==> flow/design.v <==
module Bicubic (
    input CLK,
    input RST,
    input enable,
    input [7:0] input_data,
    output logic [13:0] iaddr,
    output logic ird,
    output logic we,
    output logic [13:0] waddr,
    output logic [7:0] output_data,
    input [6:0] V0,
    input [6:0] H0,
    input [4:0] SW,
    input [4:0] SH,
    input [5:0] TW,
    input [5:0] TH,
    output logic DONE
);
parameter  IDLE=5'd0,PRE_PROCESS=5'd1,DELTA_X=5'd2,DELTA_Y=5'd3,IN16=5'd4,
           JUDGE=5'd5,Y0_ST=5'd6,Y1_ST=5'd7,Y2_ST=5'd8,Y3_ST=5'd9,X_ST=5'd10,
           Y_ST=5'd11,WRITE=5'd12,IN4=5'd13,DONE_ST=5'd14;
reg [4:0] state,next_state,cnt;
reg [6:0] q_x, q_y;
reg [7:0] win [0:15],inter [0:3],out_reg,cal_p_n1,cal_p_0,cal_p_1,
          cal_p_2,cal_result;
reg [17:0] cal_x_fp;
reg [18:0] p_x_delta, p_y_delta;
reg [24:0] p_x, p_y;        
wire x_match, y_match;
wire [24:0] x_add_delta, y_add_delta;
wire x_match_write, y_match_write;
wire x_jump_IN4;
wire [5:0] div_a=(state==DELTA_X)?SW-'d1:SH-'d1;        
wire [23:0] div_a_temp=div_a << 18;         
wire [5:0] div_b=(state==DELTA_X)?TW-'d1:TH-'d1;
wire [23:0] div_result=div_a_temp / div_b; 
assign DONE=state==DONE_ST;
assign ird='b1;
always @(posedge CLK or posedge RST) begin
    if (RST) begin
        state<=IDLE;
        cnt<=5'd0;  
    end
    else begin
        state<=next_state;
        cnt<=(state!=next_state)?5'd0:cnt+5'd1;
    end
end
always @(*) begin
    case (state)
        IDLE:next_state=(enable)?PRE_PROCESS:IDLE;
        PRE_PROCESS:next_state=DELTA_X;
        DELTA_X:next_state=(cnt==5'd5)?DELTA_Y:DELTA_X;
        DELTA_Y:next_state=(cnt==5'd5)?IN16:DELTA_Y;
        IN16:next_state=(cnt==5'd16)?JUDGE:IN16 ;         
        JUDGE:next_state=(x_match && y_match)?WRITE:(y_match)?Y_ST:(x_match)?X_ST:Y0_ST;
        Y0_ST:next_state=Y1_ST;       
        Y1_ST:next_state=Y2_ST;       
        Y2_ST:next_state=Y3_ST;       
        Y3_ST:next_state=X_ST;        
        X_ST:next_state=WRITE;        
        Y_ST:next_state=WRITE;        
        WRITE:next_state=(q_y==TH-1'd1 && q_x==TW-1'd1)?DONE_ST:(q_x==TW-1'd1)?IN16:(x_jump_IN4)?IN4:JUDGE;
        IN4:next_state=(cnt==5'd4)?JUDGE:IN4;         
        DONE_ST:next_state=IDLE;
        default:next_state=IDLE;
    endcase
end 
always @(*) begin
    case (state)
        Y0_ST:begin
            cal_x_fp=p_x[17:0];
            cal_p_n1=win[0];   
            cal_p_0=win[1];  
            cal_p_1=win[2];  
            cal_p_2=win[3];  
        end 
        Y1_ST:begin
            cal_x_fp=p_x[17:0];
            cal_p_n1=win[4];   
            cal_p_0=win[5];  
            cal_p_1=win[6];  
            cal_p_2=win[7];  
        end 
        Y2_ST:begin
            cal_x_fp=p_x[17:0];
            cal_p_n1=win[8];   
            cal_p_0=win[9];  
            cal_p_1=win[10];  
            cal_p_2=win[11];  
        end 
        Y3_ST:begin
            cal_x_fp=p_x[17:0];
            cal_p_n1=win[12];   
            cal_p_0=win[13];  
            cal_p_1=win[14];  
            cal_p_2=win[15];  
        end 
        X_ST:begin
            cal_x_fp=p_y[17:0];
            cal_p_n1=inter[0];  
            cal_p_0=inter[1];
            cal_p_1=inter[2];
            cal_p_2=inter[3];
        end 
        Y_ST:begin
            cal_x_fp=p_x[17:0];
            cal_p_n1=inter[0];  
            cal_p_0=inter[1];
            cal_p_1=inter[2];
            cal_p_2=inter[3];
        end 
        default:begin
            cal_x_fp=p_x[17:0];
            cal_p_n1=18'd0;
            cal_p_0=18'd0;
            cal_p_1=18'd0;
            cal_p_2=18'd0;
        end 
    endcase
end
always @(*) begin
    case (state)
        IN16:begin
            we=1'b0;
            output_data=8'd0;
            waddr=14'd0;
            case (cnt)
               5'd0:iaddr=(((p_x[24:18]-2'd1)<<6)+((p_x[24:18]-2'd1)<<5)+((p_x[24:18]-2'd1)<<2))+((p_y[24:18]-2'd1));
               5'd1:iaddr=(((p_x[24:18]-2'd0)<<6)+((p_x[24:18]-2'd0)<<5)+((p_x[24:18]-2'd0)<<2))+((p_y[24:18]-2'd1));
               5'd2:iaddr=(((p_x[24:18]+2'd1)<<6)+((p_x[24:18]+2'd1)<<5)+((p_x[24:18]+2'd1)<<2))+((p_y[24:18]-2'd1));
               5'd3:iaddr=(((p_x[24:18]+2'd2)<<6)+((p_x[24:18]+2'd2)<<5)+((p_x[24:18]+2'd2)<<2))+((p_y[24:18]-2'd1));
               5'd4:iaddr=(((p_x[24:18]-2'd1)<<6)+((p_x[24:18]-2'd1)<<5)+((p_x[24:18]-2'd1)<<2))+((p_y[24:18]+2'd0));
               5'd5:iaddr=(((p_x[24:18]-2'd0)<<6)+((p_x[24:18]-2'd0)<<5)+((p_x[24:18]-2'd0)<<2))+((p_y[24:18]+2'd0));
               5'd6:iaddr=(((p_x[24:18]+2'd1)<<6)+((p_x[24:18]+2'd1)<<5)+((p_x[24:18]+2'd1)<<2))+((p_y[24:18]+2'd0));
               5'd7:iaddr=(((p_x[24:18]+2'd2)<<6)+((p_x[24:18]+2'd2)<<5)+((p_x[24:18]+2'd2)<<2))+((p_y[24:18]+2'd0));
               5'd8:iaddr=(((p_x[24:18]-2'd1)<<6)+((p_x[24:18]-2'd1)<<5)+((p_x[24:18]-2'd1)<<2))+((p_y[24:18]+2'd1));
               5'd9:iaddr=(((p_x[24:18]-2'd0)<<6)+((p_x[24:18]-2'd0)<<5)+((p_x[24:18]-2'd0)<<2))+((p_y[24:18]+2'd1));
               5'd10:iaddr=(((p_x[24:18]+2'd1)<<6)+((p_x[24:18]+2'd1)<<5)+((p_x[24:18]+2'd1)<<2))+((p_y[24:18]+2'd1));
               5'd11:iaddr=(((p_x[24:18]+2'd2)<<6)+((p_x[24:18]+2'd2)<<5)+((p_x[24:18]+2'd2)<<2))+((p_y[24:18]+2'd1));
               5'd12:iaddr=(((p_x[24:18]-2'd1)<<6)+((p_x[24:18]-2'd1)<<5)+((p_x[24:18]-2'd1)<<2))+((p_y[24:18]+2'd2));
               5'd13:iaddr=(((p_x[24:18]-2'd0)<<6)+((p_x[24:18]-2'd0)<<5)+((p_x[24:18]-2'd0)<<2))+((p_y[24:18]+2'd2));
               5'd14:iaddr=(((p_x[24:18]+2'd1)<<6)+((p_x[24:18]+2'd1)<<5)+((p_x[24:18]+2'd1)<<2))+((p_y[24:18]+2'd2));
               5'd15:iaddr=(((p_x[24:18]+2'd2)<<6)+((p_x[24:18]+2'd2)<<5)+((p_x[24:18]+2'd2)<<2))+((p_y[24:18]+2'd2));
               default:iaddr=14'd0;
            endcase
        end
        IN4:begin
            we=1'b0;
            output_data=8'd0;
            waddr=14'd0;
            case (cnt)
               5'd0:iaddr=(((p_x[24:18]+2'd2)<<6)+((p_x[24:18]+2'd2)<<5)+((p_x[24:18]+2'd2)<<2))+((p_y[24:18]-2'd1));
               5'd1:iaddr=(((p_x[24:18]+2'd2)<<6)+((p_x[24:18]+2'd2)<<5)+((p_x[24:18]+2'd2)<<2))+((p_y[24:18]+2'd0));
               5'd2:iaddr=(((p_x[24:18]+2'd2)<<6)+((p_x[24:18]+2'd2)<<5)+((p_x[24:18]+2'd2)<<2))+((p_y[24:18]+2'd1));
               5'd3:iaddr=(((p_x[24:18]+2'd2)<<6)+((p_x[24:18]+2'd2)<<5)+((p_x[24:18]+2'd2)<<2))+((p_y[24:18]+2'd2));
                default:iaddr=14'd0;
            endcase
        end
        WRITE:begin
            iaddr=14'd0;
            we=1'b1;
            output_data=out_reg;
            waddr=q_x+q_y*TW;
        end
        default:begin
            output_data=8'd0;
            we=1'b0;
            iaddr=14'd0;
            waddr=14'd0;
        end 
    endcase
end
wire signed [12:0] a, b, c, d;   
assign a=- $signed({1'b0,cal_p_n1})+$signed({1'b0,cal_p_0})+$signed({1'b0,cal_p_0,1'b0}) - $signed({1'b0,cal_p_1}) - $signed({1'b0,cal_p_1,1'b0})+$signed({1'b0,cal_p_2});
assign b=$signed({1'b0,cal_p_n1,1'b0}) - $signed({1'b0,cal_p_0}) - $signed({1'b0,cal_p_0,2'b0})+$signed({1'b0,cal_p_1,2'b0}) - $signed({1'b0,cal_p_2});
assign c=- $signed({1'b0,cal_p_n1})+$signed({1'b0,cal_p_1});
assign d=$signed({1'b0,cal_p_0,1'b0});
wire [17:0] x3, x2, x1;      
wire [35:0] x2_temp,x3_temp;
assign x1=cal_x_fp;
assign x2_temp=x1 * cal_x_fp;
assign x2=x2_temp[35:18];
assign x3_temp=x2 * cal_x_fp;
assign x3=x3_temp[35:18];
wire signed [32:0] result_ext, ax, bx, cx, dx;     
assign ax=$signed(a) * $signed({1'b0,x3});
assign bx=$signed(b) * $signed({1'b0,x2});
assign cx=$signed(c) * $signed({1'b0,x1});
assign dx=$signed({d,18'd0});
assign result_ext=$signed(ax)+$signed(bx)+$signed(cx)+$signed(dx);
assign cal_result=(result_ext[32])?8'd0:(result_ext[32:18] >= 15'd511)?8'd255:result_ext[26:19]+result_ext[18];   
assign x_match=(p_x[17:13]==5'd0)||(p_x[17:13]==5'b11111);
assign y_match=(p_y[17:13]==5'd0)||(p_y[17:13]==5'b11111);
assign x_add_delta=p_x+p_x_delta;
assign y_add_delta=p_y+p_y_delta;
assign x_match_write=(x_add_delta[17:13]==5'd0)|| (x_add_delta[17:13]==5'b11111);
assign y_match_write=(y_add_delta[17:13]==5'd0)||(y_add_delta[17:13]==5'b11111);
assign x_jump_IN4=x_match_write||(x_add_delta[24:18] > p_x[24:18]);
integer i1;
always @(posedge CLK or posedge RST) begin
    if (RST) begin
        for (i1=0; i1<16; i1=i1+1) begin
            win[i1]<=8'd0;
        end
        for (i1=0; i1<4; i1=i1+1) begin
            inter[i1]<=8'd0;
        end
        out_reg<=8'd0;
        p_x_delta<=19'd0;
        p_y_delta<=19'd0;
        p_x<=25'd0;
        p_y<=25'd0;
        q_x<=25'd0;
        q_y<=25'd0;
    end
    else begin
        case (state)
            PRE_PROCESS:begin
                p_x<={H0,18'd0};
                p_y<={V0,18'd0};
                q_x<=7'd0;
                q_y<=7'd0;
            end
            DELTA_X:p_x_delta<=div_result;
            DELTA_Y:p_y_delta<=div_result;
            IN16:begin
                case (cnt)
                   5'd1:win[00]<=input_data;
                   5'd2:win[01]<=input_data;
                   5'd3:win[02]<=input_data;
                   5'd4:win[03]<=input_data;
                   5'd5:win[04]<=input_data;
                   5'd6:win[05]<=input_data;
                   5'd7:win[06]<=input_data;
                   5'd8:win[07]<=input_data;
                   5'd9:win[08]<=input_data;
                   5'd10:win[09]<=input_data;
                   5'd11:win[10]<=input_data;
                   5'd12:win[11]<=input_data;
                   5'd13:win[12]<=input_data;
                   5'd14:win[13]<=input_data;
                   5'd15:win[14]<=input_data;
                   5'd16:win[15]<=input_data;
                endcase
            end 
            JUDGE:begin
                if (next_state==WRITE) begin
                    out_reg<=win[5];
                end
                if(next_state==Y_ST) begin
                    inter[0]<=win[4];
                    inter[1]<=win[5];
                    inter[2]<=win[6];
                    inter[3]<=win[7];
                end
                else if(next_state==X_ST) begin
                    inter[0]<=win[1];
                    inter[1]<=win[5];
                    inter[2]<=win[9];
                    inter[3]<=win[13];
                end
            end
            Y0_ST:inter[0]<=cal_result;    
            Y1_ST:inter[1]<=cal_result;
            Y2_ST:inter[2]<=cal_result;
            Y3_ST:inter[3]<=cal_result;
            X_ST:out_reg<=cal_result;
            Y_ST: out_reg<=cal_result;
            WRITE:begin
                if (q_x==(TW-'d1)) begin
                    p_x<={H0,{18'd0}};
                    q_x<='d0;
                    if (y_match_write) begin
                        p_y[24:18]<=y_add_delta[24:18]+y_add_delta[17];
                        p_y[17:0]<=25'd0;                           
                    end
                    else begin
                        p_y<=y_add_delta;
                    end
                    q_y<=q_y+'d1;
                end
                else if (x_jump_IN4) begin
                    if (x_match_write) begin
                        p_x[24:18]<=x_add_delta[24:18]+x_add_delta[17];
                        p_x[17:0]<=25'd0;                           
                    end
                    else begin
                        p_x<=x_add_delta;
                    end
                    q_x<=q_x +'d1;
                end
                else begin
                    p_x<=x_add_delta;
                    q_x<=q_x +'d1;
                end
                if (x_jump_IN4) begin
                    win[00]<=win [01];
                    win[01]<=win [02];
                    win[02]<=win [03];
                    win[04]<=win [05];
                    win[05]<=win [06];
                    win[06]<=win [07];
                    win[08]<=win [09];
                    win[09]<=win [10];
                    win[10]<=win [11];
                    win[12]<=win [13];
                    win[13]<=win [14];
                    win[14]<=win [15];
                end
            end
            IN4:begin
                case (cnt)
                   5'd1:win[03]<=input_data;     
                   5'd2:win[07]<=input_data;
                   5'd3:win[11]<=input_data;
                   5'd4:win[15]<=input_data;
                endcase
            end
        endcase
    end
end
endmodule
From RTL to reports: Bicubic
What the tools print for Bicubic, step after step.
Line numbers count from 1 in the design file above.
Operators: Yosys type, input widths -> output width; for muxes data width and select width s.
{ "inputs": {"top_module": "Bicubic", "clock": "CLK", "cell_library": "sky130hd", "pvt_corner": "tt_025C_1v80"} }

Elaborated design
Source: Yosys, flattened and elaborated. Widths are those after wreduce. Registers that Yosys merges into a memory's read port (data or address) are not register bits. Print and check cells do not count.
{ "op_classes": {"add_sub_neg": 59, "multipliers": 6, "n_div": 1, "compare": 2, "n_eq": 65, "mux": 104, "n_reduce_logical": 44} }
{ "op_table": {"columns": ["op", "n"], "rows": [
  ["$mul 18x18->36", 2],
  ["$mul 13x19->32", 3],
  ["$pmux 8 s2", 21],
  ["$mux 8", 40],
  ["$pmux 14 s16", 1],
  ["$add 14x14->14", 14],
  ["$pmux 8 s5", 4],
  ["$div 24x6->24", 1],
  ["$mux 18", 6],
  ["$mul 7x6->13", 1],
  ["$pmux 18 s2", 2],
  ["$add 14x7->14", 4],
  ["$pmux 14 s4", 1],
  ["$pmux 7 s2", 4],
  ["$pmux 4 s13", 1],
  ["$add 25x19->25", 2],
  ["$mux 7", 7],
  ["$reduce_and 3->1", 16],
  ["$ne 2x2->1 const B", 23],
  ["$eq 4x4->1 const B", 10],
  ["$eq 5x4->1 const B", 8],
  ["$add 13x9->13", 3],
  ["$add 32x32->33", 1],
  ["$add 33x28->33", 1],
  ["$add 33x32->33", 1],
  ["$eq 7x32->1", 1],
  ["$logic_not 5->1", 6],
  ["$add 14x10->14", 2]
]} }
Other operator kinds: 45; their cells: 95.
{ "word_totals": {"ff_bits": 279, "output_inout_bits": 39} }

Longest topological paths
Yosys ltp: most cells in a row. Word level: on the elaborated netlist, between registers, memories and ports. Mapped: between sequential cells and ports; inverters and the memories' decode and read muxes count.
{ "depth": {"depth_word": 17, "ABC_AREA": 0, "depth_mapped": 281, "ltp_nobuf": 252} }

Mapped cells and area
Source: synth_stat.txt of the flow (Yosys; design flattened, memories mapped). It holds for the ABC_AREA given above (unset counts as 0); a run with the other value may have another netlist.
Totals and module areas in this step are rounded.
{ "types": {"columns": ["type", "n", "area_total_um2"], "rows": [
  ["sky130_fd_sc_hd__fa_1", 1220, 2.44E+04],
  ["sky130_fd_sc_hd__ha_1", 814, 1.02E+04],
  ["sky130_fd_sc_hd__dfrtp_1", 279, 6.98E+03],
  ["sky130_fd_sc_hd__inv_1", 1624, 6.1E+03],
  ["sky130_fd_sc_hd__nand2_1", 1112, 4.17E+03],
  ["sky130_fd_sc_hd__a21oi_1", 622, 3.11E+03],
  ["sky130_fd_sc_hd__nor2_1", 808, 3.03E+03],
  ["sky130_fd_sc_hd__xnor2_1", 316, 2.77E+03],
  ["sky130_fd_sc_hd__xor2_1", 141, 1.23E+03],
  ["sky130_fd_sc_hd__o21ai_0", 243, 1.22E+03],
  ["sky130_fd_sc_hd__clkbuf_1", 321, 1.2E+03],
  ["sky130_fd_sc_hd__and2_1", 179, 1.12E+03],
  ["sky130_fd_sc_hd__mux2_2", 89, 1E+03],
  ["sky130_fd_sc_hd__mux2i_1", 93, 930.893],
  ["sky130_fd_sc_hd__o21bai_1", 109, 818.285],
  ["sky130_fd_sc_hd__nand2b_1", 110, 688.16],
  ["sky130_fd_sc_hd__a21o_1", 91, 683.155],
  ["sky130_fd_sc_hd__nor3_1", 123, 615.59]
]} }
Other cell types: 107; their cells: 1165.
{ "mapped": {"mapped_cells": 9459, "synth_area_mm2": 0.0791, "sequential_area_mm2": 0.00698, "flip_flops": 279, "n_buf": 373} }

Worst setup path after synthesis
OpenSTA on the mapped netlist: ideal clock, no wires. The path of least setup slack (recovery checks aside). Input and output delay are each 20% of the period. Register names are those of the netlist, which keeps one name where synthesis merged equal registers.
{ "synth_timing": {"kind": "input-to-reg", "startpoint": "input port TW[0]", "endpoint": "register p_y_delta[0]", "tclk_ps": 60000, "in_delay_ps": 12000, "t_arrival_ps": 63443, "required_ps": 59849, "path_slack_ps": -3594, "path_delay_ps": 51594, "path_stages": 274, "n_path_buf": 29, "period_less_setup_slack_ps": 63594} }
"path_delay_ps" is the arrival time less input delay plus setup time.
"path_stages" counts driving pins, that of a launching flip-flop among them; a cell with two outputs on the path counts twice.
"period_less_setup_slack_ps" is the clock period less the worst setup slack; recovery checks do not enter. This is arithmetic on one report: input and output delays are still those of the set period (20% each).
The rows between start and end are the longest chain of elaborated cells between them; the timing report does not say that the signal goes this way. Where chains are equally long, one stands for them.
A line is the first line of the expression or statement that the cell stems from. Yosys adds cells for indexed reads and writes and turns some case tables into memories.
{ "synth_between": {"path_cell_list": "sky130_fd_sc_hd__clkbuf_1 > sky130_fd_sc_hd__inv_1 > sky130_fd_sc_hd__nor2_1 > sky130_fd_sc_hd__a21oi_4 > sky130_fd_sc_hd__inv_2 > sky130_fd_sc_hd__clkbuf_1 > sky130_fd_sc_hd__clkbuf_1 > sky130_fd_sc_hd__clkbuf_1 > sky130_fd_sc_hd__clkbuf_1 > sky130_fd_sc_hd__buf_1 > sky130_fd_sc_hd__clkbuf_1 > sky130_fd_sc_hd__ha_1 > sky130_fd_sc_hd__o211a_1 > sky130_fd_sc_hd__a21oi_1 > sky130_fd_sc_hd__ha_1 > sky130_fd_sc_hd__nand2_1 > sky130_fd_sc_hd__a21oi_1 > sky130_fd_sc_hd__a311oi_2 > (+238 left out) > sky130_fd_sc_hd__o21a_1 > sky130_fd_sc_hd__o21ai_0 > sky130_fd_sc_hd__nand2b_1 > sky130_fd_sc_hd__a21oi_1 > sky130_fd_sc_hd__nand2b_1 > sky130_fd_sc_hd__a2111oi_4 > sky130_fd_sc_hd__and3_1 > sky130_fd_sc_hd__nand4_1 > sky130_fd_sc_hd__clkbuf_1 > sky130_fd_sc_hd__nor2_1 > sky130_fd_sc_hd__a21oi_1 > sky130_fd_sc_hd__ha_1 > sky130_fd_sc_hd__a21oi_1 > sky130_fd_sc_hd__o311ai_0 > sky130_fd_sc_hd__a2111oi_2 > sky130_fd_sc_hd__o2111a_1 > sky130_fd_sc_hd__o2111a_1 > sky130_fd_sc_hd__a41oi_1", "elab_chain_len": 3} }
{ "synth_rtl": {"columns": ["item", "line", "rtl"], "rows": [
  ["from (decl)", 15, "input [5:0] TW,"],
  ["$sub 6x1->7", 35, "wire [5:0] div_b=(state==DELTA_X)?TW-'d1:TH-'d1;"],
  ["$mux 6", 35, null],
  ["$div 24x6->24", 36, "wire [23:0] div_result=div_a_temp / div_b;"],
  ["to (assign)", 211, "p_y_delta<=19'd0;"],
  ["to (assign)", 226, "DELTA_Y:p_y_delta<=div_result;"],
  ["to (decl)", 27, "reg [18:0] p_x_delta, p_y_delta;"]
]} }

Worst path after layout
From the final timing report of job 1: the path of least setup slack in the routed layout; clock arrival at registers is part of the times.
The report prints the path's times to 10 ps; the period is as set.
{ "layout_timing": {"kind": "input-to-reg", "startpoint": "input port TW[1]", "endpoint": "register p_y_delta[0]", "tclk_ps": 44600, "in_delay_ps": 8920, "t_arrival_ps": 50960, "required_ps": 45010, "path_slack_ps": -5950, "path_stages": 241, "n_path_buf": 17} }
The rows between start and end are the longest chain of elaborated cells between them; the timing report does not say that the signal goes this way. Where chains are equally long, one stands for them.
{ "layout_between": {"path_cell_list": "sky130_fd_sc_hd__buf_6 > sky130_fd_sc_hd__buf_6 > sky130_fd_sc_hd__or4_4 > sky130_fd_sc_hd__buf_6 > sky130_fd_sc_hd__o2bb2ai_4 > sky130_fd_sc_hd__o21a_1 > sky130_fd_sc_hd__o211ai_1 > sky130_fd_sc_hd__a21oi_2 > sky130_fd_sc_hd__ha_4 > sky130_fd_sc_hd__buf_4 > sky130_fd_sc_hd__a311oi_4 > sky130_fd_sc_hd__o21ai_2 > sky130_fd_sc_hd__a221oi_2 > sky130_fd_sc_hd__or2_4 > sky130_fd_sc_hd__ha_4 > sky130_fd_sc_hd__o211a_1 > sky130_fd_sc_hd__a211oi_2 > sky130_fd_sc_hd__a21o_1 > (+205 left out) > sky130_fd_sc_hd__nor2b_4 > sky130_fd_sc_hd__o21a_1 > sky130_fd_sc_hd__o21ai_2 > sky130_fd_sc_hd__nand2b_1 > sky130_fd_sc_hd__a21oi_2 > sky130_fd_sc_hd__nand2b_1 > sky130_fd_sc_hd__a2111oi_4 > sky130_fd_sc_hd__and3_4 > sky130_fd_sc_hd__nand4_1 > sky130_fd_sc_hd__nor2_1 > sky130_fd_sc_hd__a21oi_1 > sky130_fd_sc_hd__ha_1 > sky130_fd_sc_hd__a21oi_2 > sky130_fd_sc_hd__o311ai_2 > sky130_fd_sc_hd__a2111oi_2 > sky130_fd_sc_hd__o2111a_1 > sky130_fd_sc_hd__o2111a_1 > sky130_fd_sc_hd__a41oi_1", "elab_chain_len": 3} }
{ "layout_rtl": {"columns": ["item", "line", "rtl"], "rows": [
  ["from (decl)", 15, "input [5:0] TW,"],
  ["$sub 6x1->7", 35, "wire [5:0] div_b=(state==DELTA_X)?TW-'d1:TH-'d1;"],
  ["$mux 6", 35, null],
  ["$div 24x6->24", 36, "wire [23:0] div_result=div_a_temp / div_b;"],
  ["to (assign)", 211, "p_y_delta<=19'd0;"],
  ["to (assign)", 226, "DELTA_Y:p_y_delta<=div_result;"],
  ["to (decl)", 27, "reg [18:0] p_x_delta, p_y_delta;"]
]} }

Hand-over note for Bicubic

Top module Bicubic; platform sky130hd; tools Yosys and OpenROAD; 4 stored runs in no particular order. Input and output delays are each 20% of the period that was set; the output load is 0.01 pF.
"period_reached_ps" is the run's clock period less its worst setup slack. It is reckoned from that one timing run; input and output delays stay at 20% of the period that was set.
By "worst_path_ps" is meant the share of the clock period that the worst setup path is allowed (20% is reserved at inputs, 20% at outputs), minus its slack. Clock arrival times at its registers enter into it.
"worst_path_ps" is known to 10 ps.
Measured values are rounded.
[
  {
    "run": "job 1",
    "settings": { "CORE_UTILIZATION": 40, "period_ns": 44.6, "CAP_MARGIN": 20, "CORE_MARGIN": 2, "SLEW_MARGIN": 20 },
    "results": { "die_mm2": 0.201, "util_pct": 48.4, "setup_ws_ps": -5950, "period_reached_ps": 50549, "ys_area_mm2": 0.0791, "worst_path_ps": 41630, "worstPathKind": "input-to-reg" }
  },
  {
    "run": "job 2",
    "settings": { "CORE_ASPECT_RATIO": 1.81, "CORE_UTILIZATION": 31, "HOLD_SLACK_MARGIN": -0.03, "MIN_ROUTING_LAYER": "met1", "PLACE_DENSITY": 0.36, "SETUP_SLACK_MARGIN": 5.0, "period_ns": 102.0, "CAP_MARGIN": 20, "CORE_MARGIN": 2, "SLEW_MARGIN": 20 },
    "results": { "die_mm2": 0.259, "util_pct": 33.8, "setup_ws_ps": 19500, "period_reached_ps": 82457, "ys_area_mm2": 0.0791, "worst_path_ps": 62060, "worstPathKind": "input-to-reg" }
  },
  {
    "run": "job 3",
    "settings": { "CELL_PAD_IN_SITES_DETAIL_PLACEMENT": 1, "CORE_MARGIN": 5, "CTS_CLUSTER_SIZE": 11, "GPL_ROUTABILITY_DRIVEN": 1, "MIN_ROUTING_LAYER": "met2", "SETUP_SLACK_MARGIN": 5.0, "period_ns": 60.0, "CAP_MARGIN": 20, "CORE_UTILIZATION": 40, "SLEW_MARGIN": 20 },
    "results": { "die_mm2": 0.207, "util_pct": 46.3, "setup_ws_ps": 4670, "period_reached_ps": 55331, "ys_area_mm2": 0.0791, "worst_path_ps": 43330, "worstPathKind": "input-to-reg" }
  },
  {
    "run": "job 4",
    "settings": { "CELL_PAD_IN_SITES_GLOBAL_PLACEMENT": 1, "CORE_ASPECT_RATIO": 1.01, "CORE_MARGIN": 4, "CORE_UTILIZATION": 57, "CTS_CLUSTER_DIAMETER": 279, "CTS_CLUSTER_SIZE": 40, "HOLD_SLACK_MARGIN": 0.02, "PLACE_DENSITY_LB_ADDON": 0.08, "SETUP_SLACK_MARGIN": 5.0, "period_ns": 62.8, "CAP_MARGIN": 20, "SLEW_MARGIN": 20 },
    "results": { "die_mm2": 0.145, "util_pct": 62.1, "setup_ws_ps": 7030, "period_reached_ps": 55771, "ys_area_mm2": 0.0791, "worst_path_ps": 43210, "worstPathKind": "input-to-reg" }
  }
]

End of note.
